==> flow/design.v <==
module PC(
	input CLK,
	input RST,
	input EN,
	input [15:0] NEXT,
	output reg [15:0] ADDR
);
always @(posedge CLK) begin
	if (RST)
		ADDR <= 16'd0;
	else if (EN)
		ADDR <= NEXT;
end
endmodule
module DECODER(
	input [15:0] COMMAND,
	output reg [3:0] CAL,
	output reg [1:0] MODE,
	output reg [7:0] IM,
	output reg [3:0] REG_A,
	output reg [3:0] REG_B,
	output reg [3:0] REG_O,
	output reg [1:0] REG_O_TYPE,
	output reg [1:0] JUMP_MODE,  
	output reg REG_WRITE,
	output reg [1:0] SEL,  
	output reg MEM_WRITE,
	output reg INOUT_FLAG
);
always @* begin
	CAL = 4'b0000;
	MODE = 2'b10;
	IM = 8'd0;
	REG_A = 4'd0;
	REG_B = 4'd0;
	REG_O = 4'd0;
	REG_O_TYPE = 2'b11;
	JUMP_MODE = 2'b11;
	REG_WRITE = 1'b0;
	SEL = 2'b00;
	MEM_WRITE = 1'b0;
	INOUT_FLAG = 1'b0;
	if (COMMAND[15] == 1) begin
		CAL[3] = 1'b0;
		CAL[2:0] = COMMAND[14:12];
		MODE = 2'b00;
		IM = COMMAND[7:0];
		REG_A = COMMAND[11:8];
		SEL = 2'b10;
		REG_WRITE = 1;
	end
	else if (COMMAND[14] == 1) begin
		CAL = COMMAND[13:10];
		if (COMMAND[9:8] == 2'b00) begin
			MODE = 2'b00;
			REG_A = COMMAND[7:4];
			REG_B = COMMAND[3:0];
			SEL = 2'b00;
			REG_WRITE = 1;
		end
		else if (COMMAND[9:8] == 2'b01) begin
			MODE = 2'b01;
			REG_A = COMMAND[7:4];
			REG_B = COMMAND[3:0];
			SEL = 2'b00;
			REG_WRITE = 0;
		end
		else if (COMMAND[9:8] == 2'b10) begin
			MODE = 2'b10;
			REG_O_TYPE = COMMAND[13:12];
			INOUT_FLAG = COMMAND[11];
			REG_O = COMMAND[7:4];
			REG_A = COMMAND[3:0];
			SEL = 2'b01;
			REG_WRITE = 1;
		end
		else begin
			MODE = 2'b11;
			REG_A = COMMAND[7:4];
			REG_B = COMMAND[3:0];
			SEL = 2'b00;
			REG_WRITE = COMMAND[10];
			MEM_WRITE = ~COMMAND[10];
		end
	end
	else if (COMMAND[12] == 1) begin
		if (COMMAND[7:4] == 4'b0000) begin
			CAL = 4'b0000;
			MODE = 2'b10;
			SEL = 2'b11;
			JUMP_MODE = COMMAND[9:8];
			if (COMMAND[3:0] == 4'b0000) begin
				REG_A = 4'd12;
				REG_B = 4'd13;
			end
			else begin
				REG_A = 4'd14;
				REG_B = 4'd15;
			end
			REG_WRITE = 0;
		end
		else if (COMMAND[7:4] == 4'b0001) begin
			CAL = 4'b1011;
			MODE = 2'b00;
			REG_A = COMMAND[3:0];
			IM = 8'b00000000;
			SEL = 2'b10;
			REG_WRITE = 1;
		end
		else if (COMMAND[7:4] == 4'b0010) begin
			CAL = 4'b0000;
			MODE = 2'b10;
			REG_O_TYPE = 2'b10;
			REG_O = COMMAND[3:0];
			SEL = 2'b01;
			REG_WRITE = 0;
			JUMP_MODE = 2'b10;
		end
	end
end
endmodule
module REG_DC (
	input CLK,
	input EN,
	input [127:0] REG_R,
	input [1:0] SEL,
	input [3:0] REG_A_ADDR,
	input [3:0] REG_B_ADDR,
	input [3:0] REG_O_ADDR,
	input [7:0] IM,
	output reg [7:0] REG_A,
	output reg [7:0] REG_B
 );
 wire [7:0] REG_A_VALUE = REG_R[REG_A_ADDR*8 +: 8];
 wire [7:0] REG_B_VALUE = REG_R[REG_B_ADDR*8 +: 8];
 always @(posedge CLK) begin
	if (EN) begin
		case (SEL)
			2'b00: begin
				REG_A <= REG_A_VALUE;
				REG_B <= REG_B_VALUE;
			end
			2'b01: begin
				REG_A <= {4'b0000, REG_O_ADDR};
				REG_B <= 8'd0;
			end
			2'b10: begin
				REG_A <= REG_A_VALUE;
				REG_B <= IM;
			end
			2'b11: begin
				REG_A <= {4'b0000, REG_B_ADDR};
				REG_B <= 8'd0;
			end
		endcase
	end
 end
 endmodule
module ALU(
	input CLK,
	input RST,
	input EN,
	input KILL,
	input [7:0] IN_A,
	input [7:0] IN_B,
	input [3:0] CAL,
	input [1:0] MODE,
	output [7:0] OUT,
	output C_OUT,
	output reg F_OUT
);
reg [8:0] RESULT;
assign C_OUT = RESULT[8];
assign OUT = RESULT[7:0];
wire C_IN = RESULT[8];
always @(posedge CLK) begin
	if (RST) begin
		RESULT <= 9'd0;
		F_OUT <= 1'b0;
	end
	else if (EN) begin
		if (KILL) begin
			RESULT <= 9'd0;
			F_OUT <= 1'b0;
		end
		else begin
			case (MODE)
				2'b00: begin
					case (CAL)
						4'b0000: RESULT <= IN_A + IN_B;
						4'b0001: RESULT <= IN_A - IN_B;
						4'b0010: RESULT <= $signed(IN_A) * $signed(IN_B);
						4'b0011: RESULT <= IN_A << IN_B;
						4'b0100: RESULT <= IN_A >> IN_B;
						4'b0101: RESULT <= IN_A & IN_B;
						4'b0110: RESULT <= IN_A | IN_B;
						4'b0111: RESULT <= IN_A ^ IN_B;
						4'b1000: RESULT <= $unsigned(IN_A) * $unsigned(IN_B);
						4'b1001: RESULT <= IN_A + IN_B + C_IN;
						4'b1010: RESULT <= IN_A - IN_B - C_IN;
						4'b1011: RESULT <= ~IN_A;
						default: RESULT <= 9'b000000000;
					endcase
					F_OUT <= 0;
				end
				2'b01: begin
					case (CAL)
						4'b0000: F_OUT <= IN_A == IN_B;
						4'b0001: F_OUT <= IN_A != IN_B;
						4'b0010: F_OUT <= IN_A < IN_B;
						4'b0011: F_OUT <= IN_A > IN_B;
						4'b0100: F_OUT <= IN_A <= IN_B;
						4'b0101: F_OUT <= IN_A >= IN_B;
						default: F_OUT <= 0;
					endcase
					RESULT <= 9'b000000000;
				end
				default: begin
					F_OUT <= 0;
					RESULT <= {1'b0, IN_A};
				end
			endcase
		end
	end
end
endmodule
module MEM(
	input CLK,
	input EN,
	input KILL,
	input [7:0] REG_A,
	input [7:0] REG_B,
	input [7:0] ADDR,
	input [1:0] MODE,
	input MEM_WRITE,
	output reg [7:0] Q
);
reg [7:0] MEM [255:0];
always @(posedge CLK) begin
	if (EN) begin
		if (MODE == 2'b11) begin
			if (MEM_WRITE) begin
				if (!KILL)
					MEM[REG_B] <= REG_A;
			end
			else
				Q <= MEM[REG_B];
		end
		else
			Q <= ADDR;
	end
end
endmodule
module REG_WB(
	input CLK,
	input RST,
	input EN,
	input REG_WRITE,
	input F_FLAG,
	input INOUT_FLAG,
	input [7:0] INT_FLAG_OUT,
	input [15:0] PC,
	input [3:0] REG_A_ADDR,
	input [1:0] MODE,
	input [1:0] JUMP_MODE,
	input [1:0] REG_O_TYPE,
	input [7:0] DATA,
	input [31:0] INPUT,
	output reg [15:0] NEXT,
	output [127:0] REG_R_OUT,
	output [63:0] REG_IO_OUT,
	output [63:0] REG_INT_FLAG_OUT,
	output INT_PROCESS
);
reg [7:0]  REG_R  [15:0];
reg [7:0]  REG_IO [7:0];
reg [23:0] REG_INT [7:0];
reg INT_FLAG;
reg [15:0] INT_PREV_PC;
assign INT_PROCESS = INT_FLAG;
genvar g;
generate
	for (g = 0; g < 16; g = g + 1) begin : gen_r
		assign REG_R_OUT[g*8 +: 8] = REG_R[g];
	end
	for (g = 0; g < 8; g = g + 1) begin : gen_io
		assign REG_IO_OUT[g*8 +: 8] = REG_IO[g];
		assign REG_INT_FLAG_OUT[g*8 +: 8] = REG_INT[g][23:16];
	end
endgenerate
wire [7:0] IO_READ = DATA[2] ? INPUT[DATA[1:0]*8 +: 8] : REG_IO[DATA[2:0]];
integer i;
always @(posedge CLK) begin
	if (RST) begin
		NEXT <= 16'd0;
		INT_FLAG <= 1'b0;
		INT_PREV_PC <= 16'd0;
		for (i = 0; i < 16; i = i + 1)
			REG_R[i] <= 8'd0;
		for (i = 0; i < 8; i = i + 1) begin
			REG_IO[i] <= 8'd0;
			REG_INT[i] <= 24'd0;
		end
	end
	else if (EN) begin
		if ((INT_FLAG_OUT != 8'b0) & !INT_FLAG) begin
			INT_FLAG <= 1;
			if (INT_FLAG_OUT[0])
				NEXT <= REG_INT[0][15:0];
			else if (INT_FLAG_OUT[1])
				NEXT <= REG_INT[1][15:0];
			else if (INT_FLAG_OUT[2])
				NEXT <= REG_INT[2][15:0];
			else if (INT_FLAG_OUT[3])
				NEXT <= REG_INT[3][15:0];
			else if (INT_FLAG_OUT[4])
				NEXT <= REG_INT[4][15:0];
			else if (INT_FLAG_OUT[5])
				NEXT <= REG_INT[5][15:0];
			else if (INT_FLAG_OUT[6])
				NEXT <= REG_INT[6][15:0];
			else
				NEXT <= REG_INT[7][15:0];
			INT_PREV_PC <= PC;
		end
		else if (REG_WRITE) begin
			case (MODE)
				2'b00: REG_R[REG_A_ADDR] <= DATA;
				2'b11: REG_R[REG_A_ADDR] <= DATA;
				2'b10: begin
					REG_IO[4] <= INPUT[7:0];
					REG_IO[5] <= INPUT[15:8];
					REG_IO[6] <= INPUT[23:16];
					REG_IO[7] <= INPUT[31:24];
					case (REG_O_TYPE)
						2'b00: begin
							if (INOUT_FLAG)
								REG_R[REG_A_ADDR] <= IO_READ;
							else
								REG_IO[DATA[2:0]] <= REG_R[REG_A_ADDR];
						end
						2'b01: begin
							if (REG_A_ADDR == 4'd0) begin
								REG_INT[DATA[2:0]][15:8] <= REG_R[12];
								REG_INT[DATA[2:0]][7:0] <= REG_R[13];
							end
							else begin
								REG_INT[DATA[2:0]][15:8] <= REG_R[14];
								REG_INT[DATA[2:0]][7:0] <= REG_R[15];
							end
						end
						2'b10: REG_INT[DATA[2:0]][23:16] <= REG_R[REG_A_ADDR];
						default: ;
					endcase
				end
				default: ;
			endcase
			NEXT <= PC + 16'b1;
		end
		else begin
			case (JUMP_MODE)
				2'b00: begin
					NEXT[15:8] <= REG_R[REG_A_ADDR];
					NEXT[7:0] <= REG_R[DATA[3:0]];
				end
				2'b01: begin
					if (F_FLAG) begin
						NEXT[15:8] <= REG_R[REG_A_ADDR];
						NEXT[7:0] <= REG_R[DATA[3:0]];
					end
					else
						NEXT <= PC + 16'b1;
				end
				2'b10: begin
					NEXT <= INT_PREV_PC;
					INT_FLAG <= 0;
				end
				default: NEXT <= PC + 16'b1;
			endcase
		end
	end
end
endmodule
module INPUT_INT(
	input CLK,
	input RST,
	input EN,
	input [7:0] INPUT,
	input [7:0] REG_INT,
	output reg INT_FLAG
);
reg [7:0] PREV_INPUT;
always @(posedge CLK) begin
	if (RST) begin
		INT_FLAG <= 1'b0;
		PREV_INPUT <= 8'd0;
	end
	else if (EN) begin
		if (REG_INT[1:0] == 2'b01)
			INT_FLAG <= |(~PREV_INPUT & INPUT);
		else if (REG_INT[1:0] == 2'b11)
			INT_FLAG <= |(PREV_INPUT & ~INPUT);
		else
			INT_FLAG <= 0;
		PREV_INPUT <= INPUT;
	end
end
endmodule
module TIMER_INT(
	input CLK,
	input RST,
	input EN,
	input [7:0] REG_INT,
	output reg INT_FLAG
);
reg [5:0] TIMER_COUNT;
reg [9:0] CNT;
wire CLK_TIMER = CNT == 10'd999;
always @(posedge CLK) begin
	if (RST) begin
		INT_FLAG <= 1'b0;
		TIMER_COUNT <= 6'd0;
		CNT <= 10'd0;
	end
	else if (EN) begin
		if (REG_INT[0] & (REG_INT[7:2] == TIMER_COUNT) & CLK_TIMER) begin
			INT_FLAG <= 1;
			TIMER_COUNT <= 6'b0;
		end
		else if (CLK_TIMER) begin
			TIMER_COUNT <= TIMER_COUNT + 6'b1;
		end
		else
			INT_FLAG <= 0;
		if (CNT == 10'd999)
			CNT <= 10'd0;
		else
			CNT <= CNT + 10'd1;
	end
end
endmodule
module AYUMU(
	input CLK,
	input RST,
	input [31:0] INPUT,
	output [31:0] OUTPUT,
	output [15:0] IADDR,
	input [15:0] IDATA
);
reg [4:0] CLKS;
always @(posedge CLK) begin
	if (RST)
		CLKS <= 5'b00001;
	else begin
		case (CLKS)
			5'b00001: CLKS <= 5'b00010;
			5'b00010: CLKS <= 5'b00100;
			5'b00100: CLKS <= 5'b01000;
			5'b01000: CLKS <= 5'b10000;
			5'b10000: CLKS <= 5'b00001;
			default: CLKS <= 5'b00001;
		endcase
	end
end
wire EN_DC  = CLKS[0];
wire EN_EX  = CLKS[1];
wire EN_MEM = CLKS[2];
wire EN_WB  = CLKS[3];
wire EN_FT  = CLKS[4];
reg F_FLAG;
always @(posedge CLK) begin
	if (RST)
		F_FLAG <= 1'b0;
	else if (EN_EX)
		F_FLAG <= F_OUT;
end
wire [15:0] NEXT;
wire [15:0] ADDR;
wire [15:0] COMMAND;
wire [3:0] CAL;
wire [1:0] MODE;
wire [7:0] IM;
wire [3:0] REG_A_ADDR;
wire [3:0] REG_B_ADDR;
wire [3:0] REG_O_ADDR;
wire [1:0] REG_O_TYPE;
wire [1:0] JUMP_MODE;
wire REG_WRITE;
wire [1:0] SEL;
wire MEM_WRITE;
wire INOUT_FLAG;
wire [127:0] REG_R;
wire [63:0] REG_IO;
wire [63:0] REG_INT;
wire [7:0] REG_A;
wire [7:0] REG_B;
wire [7:0] INT_FLAG_OUT;
wire [7:0] ALU_OUT;
wire C_OUT;
wire F_OUT;
wire [7:0] DATA;
wire INT_PROCESS;
wire INT_TAKE = (INT_FLAG_OUT != 8'b0) & !INT_PROCESS;
assign OUTPUT[31:0] = REG_IO[31:0];
assign IADDR = ADDR;
assign COMMAND = IDATA;
PC PC(.CLK(CLK), .RST(RST), .EN(EN_FT), .NEXT(NEXT), .ADDR(ADDR));
DECODER DECODER(.COMMAND(COMMAND), .CAL(CAL), .MODE(MODE), .IM(IM), .REG_A(REG_A_ADDR), .REG_B(REG_B_ADDR),
															 .REG_O(REG_O_ADDR), .REG_O_TYPE(REG_O_TYPE), .JUMP_MODE(JUMP_MODE), .REG_WRITE(REG_WRITE),
															 .SEL(SEL), .MEM_WRITE(MEM_WRITE), .INOUT_FLAG(INOUT_FLAG));
REG_DC REG_DC(.CLK(CLK), .EN(EN_DC), .REG_R(REG_R), .SEL(SEL), .REG_A_ADDR(REG_A_ADDR),
													.REG_B_ADDR(REG_B_ADDR), .REG_O_ADDR(REG_O_ADDR), .IM(IM), .REG_A(REG_A), .REG_B(REG_B));
ALU ALU(.CLK(CLK), .RST(RST), .EN(EN_EX), .KILL(INT_TAKE), .IN_A(REG_A), .IN_B(REG_B), .CAL(CAL), .MODE(MODE), .OUT(ALU_OUT), .C_OUT(C_OUT), .F_OUT(F_OUT));
MEM MEM(.CLK(CLK), .EN(EN_MEM), .KILL(INT_TAKE), .REG_A(REG_A), .REG_B(REG_B), .ADDR(ALU_OUT), .MODE(MODE), .MEM_WRITE(MEM_WRITE), .Q(DATA));
REG_WB REG_WB(.CLK(CLK), .RST(RST), .EN(EN_WB), .REG_WRITE(REG_WRITE), .F_FLAG(F_FLAG), .INOUT_FLAG(INOUT_FLAG), .INT_FLAG_OUT(INT_FLAG_OUT), .PC(ADDR), .REG_A_ADDR(REG_A_ADDR), .MODE(MODE),
													  .JUMP_MODE(JUMP_MODE), .REG_O_TYPE(REG_O_TYPE), .DATA(DATA), .INPUT(INPUT), .NEXT(NEXT), .REG_R_OUT(REG_R), .REG_IO_OUT(REG_IO), .REG_INT_FLAG_OUT(REG_INT), .INT_PROCESS(INT_PROCESS));
INPUT_INT INPUT_0(.CLK(CLK), .RST(RST), .EN(EN_WB), .INPUT(INPUT[7:0]), .REG_INT(REG_INT[7:0]), .INT_FLAG(INT_FLAG_OUT[0]));
INPUT_INT INPUT_1(.CLK(CLK), .RST(RST), .EN(EN_WB), .INPUT(INPUT[15:8]), .REG_INT(REG_INT[15:8]), .INT_FLAG(INT_FLAG_OUT[1]));
INPUT_INT INPUT_2(.CLK(CLK), .RST(RST), .EN(EN_WB), .INPUT(INPUT[23:16]), .REG_INT(REG_INT[23:16]), .INT_FLAG(INT_FLAG_OUT[2]));
INPUT_INT INPUT_3(.CLK(CLK), .RST(RST), .EN(EN_WB), .INPUT(INPUT[31:24]), .REG_INT(REG_INT[31:24]), .INT_FLAG(INT_FLAG_OUT[3]));
TIMER_INT TIMER_0 (.CLK(CLK), .RST(RST), .EN(EN_WB), .REG_INT(REG_INT[39:32]), .INT_FLAG(INT_FLAG_OUT[4]));
TIMER_INT TIMER_1 (.CLK(CLK), .RST(RST), .EN(EN_WB), .REG_INT(REG_INT[47:40]), .INT_FLAG(INT_FLAG_OUT[5]));
TIMER_INT TIMER_2 (.CLK(CLK), .RST(RST), .EN(EN_WB), .REG_INT(REG_INT[55:48]), .INT_FLAG(INT_FLAG_OUT[6]));
TIMER_INT TIMER_3 (.CLK(CLK), .RST(RST), .EN(EN_WB), .REG_INT(REG_INT[63:56]), .INT_FLAG(INT_FLAG_OUT[7]));
endmodule
======== Reports on AYUMU ========
What the tools print for AYUMU, step after step.
Lines are those of the file above, counted from 1.
Operators: Yosys type, input widths -> output width; for muxes data width and select width s.
Library cell names are shortened.
Not given: --
inputs
  design top .............................. AYUMU
  clock ................................... CLK
  cell library ............................ sky130hd
  timing corner ........................... tt_025C_1v80

======== Elaborated design ========
Counts by Yosys on the flattened word-level netlist (proc, flatten, opt, wreduce; memories kept). Print and check cells are left out.
Yosys's memory passes give these memory sizes; they may raise the number of words (mostly to a power of two), join words into wider ones and drop unused or constant bits.
cells by class
  muxes and demuxes ....................... 302
  $add $sub $neg .......................... 13
  shifts and indexed selects .............. 5
  bitwise logic cells ..................... 36
  order comparisons ....................... 4
  multipliers ............................. 2
  reduce/logical cells .................... 37
  equality and inequality tests ........... 53
operators with widths
  operator               count
  $mux 24                34
  $mux 8                 82
  $shiftx 128x8->8       2
  $mul 8x8->9            2
  $mux 4                 29
  $pmux 9 s12            1
  $mux 1                 98
  $pmux 8 s3             4
  $and 8x8->8            9
  $not 8->8              8
  $reduce_or 8->1        8
  $mux 2                 28
  $mux 6                 8
  $add 10x1->10 const B  4
  $eq 10x10->1 const B   4
  $mux 10                4
  $shiftx 32x6->8        1
  $mux 3                 9
  $add 6x1->6 const B    4
  $eq 6x6->1             4
  $eq 2x2->1 const B     11
  $reduce_and 2->1       10
  $pmux 5 s4             1
  $eq 2x1->1 const B     9
  $pmux 9 s2             1
  $add 16x1->16 const B  1
  $eq 4x3->1 const B     4
  $eq 4x4->1 const B     4
Not listed: further kinds 36, cells in them 68.
storage and ports
  memory bits (writable) .................. 2,432
  memories kept ........................... 4
  bits in registers ....................... 193
  cells after elaboration ................. 488
memory list
  memory          words  bits a word  RTL line  RTL
  MEM.MEM         256    8            238       reg [7:0] MEM [255:0];
  REG_WB.REG_INT  8      24           277       reg [23:0] REG_INT [7:0];
  REG_WB.REG_R    16     8            275       reg [7:0]  REG_R  [15:0];
  REG_WB.REG_IO   8      8            276       reg [7:0]  REG_IO [7:0];

======== Logic depth ========
Longest topological path by Yosys (ltp), each cell counted once; first at word level (registers and memories cut), then after technology mapping (sequential cells cut; the memories' decode and read muxes count).
logic depth
  depth after elaboration ................. 15
  ABC_AREA ................................ 1
  gate-level depth with buffers ........... 24
  depth with buffers taken out ............ 23

======== Netlist ========
Yosys stat after the flow's synthesis: flattened, memories mapped to cells. It holds for the ABC_AREA given above (unset counts as 0); a run with the other value may have another netlist.
mapped netlist
  buffer cells ............................ 709
  flip-flops .............................. 2,609
  sequential part of the area ............. 76,533.4 µm²
  mapped cells ............................ 10,818
  synthesis area .......................... 114,707.5 µm²
cell types
  cell type  count
  edfxtp_1   2,428
  o21ai_0    1,429
  nor2_1     1,892
  nand2_1    1,540
  nand3_1    756
  dfxtp_1    181
  o22ai_1    539
  clkbuf_1   574
  inv_1      482
  a21oi_1    265
  ha_1       69
  o211ai_1   96
  fa_1       33
  nor3_1     67
  xor2_1     34
  buf_2      57
  buf_1      70
  nand4_1    38
Other cell types: 41; their cells: 268.

======== Path before layout ========
OpenSTA on the mapped netlist: ideal clock, no wires. The path of least setup slack (recovery checks aside). Input and output delay are each 20% of the period. Register names are those of the netlist, which keeps one name where synthesis merged equal registers.
path after synthesis
  path kind ............................... flip-flop to flip-flop
  start ................................... register REG_DC.REG_A[3]
  end ..................................... register ALU.RESULT[8]
  launch time at the first pin ............ 0.000 ns
  clock period ............................ 10.0 ns
  setup time .............................. 0.133 ns
  buffers on the path ..................... 0
  path delay .............................. 7.520 ns
  setup slack ............................. 2.480 ns
  stages .................................. 21
  arrival time ............................ 7.387 ns
  synthesis period reached ................ 7.52 ns
"path delay" = arrival - input delay + setup time.
"stages": output pins that drive a net of the path, with the launching flip-flop's if there is one; two outputs of one cell count as two.
"synthesis period reached" = period - worst setup slack (recovery checks aside). The figure is calculated, with input and output delays left at 20% of the set period.
At most two assigning lines are given for a register; there are more.
on the way, after synthesis
  path through ............................ edfxtp_1 > nand2_1 > fa_1 > inv_1 > fa_1 > inv_1 > fa_1 > fa_1 > inv_1 > ha_1 > a21oi_1 > a21boi_0 > nand2_1 > xor2_1 > nand3b_1 > nand3_1 > nand2_1 > nor2_1 > nand2_1 > nand2_1 > a21oi_1
ends and longest elaborated chain, after synthesis
  element        RTL line  RTL
  from (decl)    131       output reg [7:0] REG_A,
  from (assign)  144       REG_A <= {4'b0000, REG_O_ADDR};
  from (assign)  152       REG_A <= {4'b0000, REG_B_ADDR};
  to (assign)    190       4'b0000: RESULT <= IN_A + IN_B;
  to (assign)    191       4'b0001: RESULT <= IN_A - IN_B;
  to (decl)      172       reg [8:0] RESULT;
No chain of elaborated cells between the ends is given.

======== Worst path after layout ========
From the final timing report of run 3: the path of least setup slack in the routed layout; clock arrival at registers is part of the times.
path after layout
  path kind ............................... flip-flop to flip-flop
  start ................................... register REG_DC.REG_A[0]
  end ..................................... register ALU.RESULT[8]
  buffers on the path ..................... 6
  arrival time ............................ 5.89 ns
  clock period ............................ 6.29 ns
  launch time at the first pin ............ 0.91 ns
  setup time .............................. 0.11 ns
  stages .................................. 27
  setup slack ............................. 1.21 ns
At most two assigning lines are given for a register; there are more.
on the way, after layout
  path through ............................ edfxtp_1 > buf_6 > buf_16 > buf_16 > buf_16 > buf_16 > clkbuf_16 > nand2_2 > inv_1 > fa_2 > fa_1 > inv_1 > fa_1 > fa_1 > inv_2 > ha_4 > a21oi_2 > a21boi_2 > nand2_2 > xor2_2 > nand3b_1 > nand3_2 > nand2_4 > nor2_4 > nand2_2 > nand2_2 > a21oi_2
ends and longest elaborated chain, after layout
  element        RTL line  RTL
  from (decl)    131       output reg [7:0] REG_A,
  from (assign)  144       REG_A <= {4'b0000, REG_O_ADDR};
  from (assign)  152       REG_A <= {4'b0000, REG_B_ADDR};
  to (assign)    190       4'b0000: RESULT <= IN_A + IN_B;
  to (assign)    191       4'b0001: RESULT <= IN_A - IN_B;
  to (decl)      172       reg [8:0] RESULT;
No chain of elaborated cells between the ends is given.

Subject: flow runs of AYUMU

Hi,

Design AYUMU on sky130hd. What follows are 3 stored runs of the flow, each under its own settings; their order means nothing. The constraints put input and output delay at 20% of the set period each and load the outputs with 0.01 pF.
"clock period reached" is the run's clock period less its worst setup slack. It is reckoned from that one timing run; input and output delays stay at 20% of the period that was set.
"time on the worst setup path" is the time allowed to the run's worst setup path (the clock period less input and output delay, where it has them) less its slack. Clock arrival times count: a late capture clock shortens it, a late launch clock lengthens it.
"overall power": no workload was simulated; the value follows from the tool's default switching activity.

======== run 1 ========
==> flow/run.sh <==
#!/bin/bash
# the make line also repeats the synthesis and layout settings of config.mk as NAME=value (left out here)
make -C /OpenROAD-flow-scripts/flow DESIGN_CONFIG=/design/flow/config.mk WORK_HOME=/design/flow/orfs CLKGATE_MAP_FILE= finish
==> flow/config.mk <==
export PLATFORM = sky130hd
export DESIGN_NAME = AYUMU
export DESIGN_NICKNAME = AYUMU
export VERILOG_FILES = /design/flow/design.v
export SDC_FILE = /design/flow/constraint.sdc
export NUM_CORES = 4
export LEC_CHECK = 0
export CAP_MARGIN = 20
export CELL_PAD_IN_SITES_DETAIL_PLACEMENT = 1
export CORE_MARGIN = 2
export CORE_UTILIZATION = 64
export CTS_CLUSTER_SIZE = 71
export MAX_ROUTING_LAYER = met5
export MIN_ROUTING_LAYER = met1
export PLACE_DENSITY_LB_ADDON = 0.27
export SETUP_SLACK_MARGIN = 0.81
export SLEW_MARGIN = 20
export TNS_END_PERCENT = 100
==> flow/constraint.sdc <==
create_clock -name core_clock -period 4.3 [get_ports {CLK}]
set_input_delay 0.8600 -clock core_clock [delete_from_list [all_inputs] [get_ports {CLK}]]
set_output_delay 0.8600 -clock core_clock [all_outputs]
set_load 0.01 [all_outputs]

-------- run 1 --------
  no final report: routing broke off with GRT-0232

======== run 2 ========
==> flow/run.sh <==
#!/bin/bash
# the make line also repeats the synthesis and layout settings of config.mk as NAME=value (left out here)
make -C /OpenROAD-flow-scripts/flow DESIGN_CONFIG=/design/flow/config.mk WORK_HOME=/design/flow/orfs CLKGATE_MAP_FILE= finish
==> flow/config.mk <==
export PLATFORM = sky130hd
export DESIGN_NAME = AYUMU
export DESIGN_NICKNAME = AYUMU
export VERILOG_FILES = /design/flow/design.v
export SDC_FILE = /design/flow/constraint.sdc
export NUM_CORES = 4
export LEC_CHECK = 0
export CAP_MARGIN = 35
export CELL_PAD_IN_SITES_DETAIL_PLACEMENT = 2
export CORE_MARGIN = 2
export CORE_UTILIZATION = 64
export CTS_CLUSTER_SIZE = 58
export MAX_ROUTING_LAYER = met4
export MIN_ROUTING_LAYER = met1
export PLACE_DENSITY_LB_ADDON = 0.27
export SETUP_SLACK_MARGIN = 1.02
export SLEW_MARGIN = 40
export TNS_END_PERCENT = 100
==> flow/constraint.sdc <==
create_clock -name core_clock -period 4.3 [get_ports {CLK}]
set_input_delay 0.8600 -clock core_clock [delete_from_list [all_inputs] [get_ports {CLK}]]
set_output_delay 0.8600 -clock core_clock [all_outputs]
set_load 0.01 [all_outputs]

-------- run 2 --------
  no final report: placement broke off with a tool error

======== run 3 ========
==> flow/run.sh <==
#!/bin/bash
# the make line also repeats the synthesis and layout settings of config.mk as NAME=value (left out here)
make -C /OpenROAD-flow-scripts/flow DESIGN_CONFIG=/design/flow/config.mk WORK_HOME=/design/flow/orfs CLKGATE_MAP_FILE= finish
==> flow/config.mk <==
export PLATFORM = sky130hd
export DESIGN_NAME = AYUMU
export DESIGN_NICKNAME = AYUMU
export VERILOG_FILES = /design/flow/design.v
export SDC_FILE = /design/flow/constraint.sdc
export NUM_CORES = 4
export LEC_CHECK = 0
export ABC_AREA = 1
export CAP_MARGIN = 20
export CELL_PAD_IN_SITES_GLOBAL_PLACEMENT = 2
export CORE_ASPECT_RATIO = 1.61
export CORE_MARGIN = 2
export CORE_UTILIZATION = 40
export CTS_CLUSTER_SIZE = 77
export GPL_TIMING_DRIVEN = 0
export MAX_ROUTING_LAYER = met5
export PLACE_DENSITY_LB_ADDON = 0.17
export SETUP_SLACK_MARGIN = 1.61
export SLEW_MARGIN = 5
export TNS_END_PERCENT = 35
==> flow/constraint.sdc <==
create_clock -name core_clock -period 6.29 [get_ports {CLK}]
set_input_delay 1.2580 -clock core_clock [delete_from_list [all_inputs] [get_ports {CLK}]]
set_output_delay 1.2580 -clock core_clock [all_outputs]
set_load 0.01 [all_outputs]

-------- measured, run 3 --------
  utilization ............................. 47.6%
  clock period reached .................... 5.084 ns
  total negative slack .................... 0.000 ns
  overall power ........................... 50,133 uW
  time on the worst setup path ............ 5.08 ns
  critical path type ...................... flip-flop to flip-flop
  die area ................................ 291,192.0 µm²
  synthesis area .......................... 114,707.5 µm²
  standard-cell area of the final layout .. 135,705.0 µm²
  worst hold slack in the final report .... 0.460 ns
  worst setup slack after layout .......... 1.206 ns

Regards
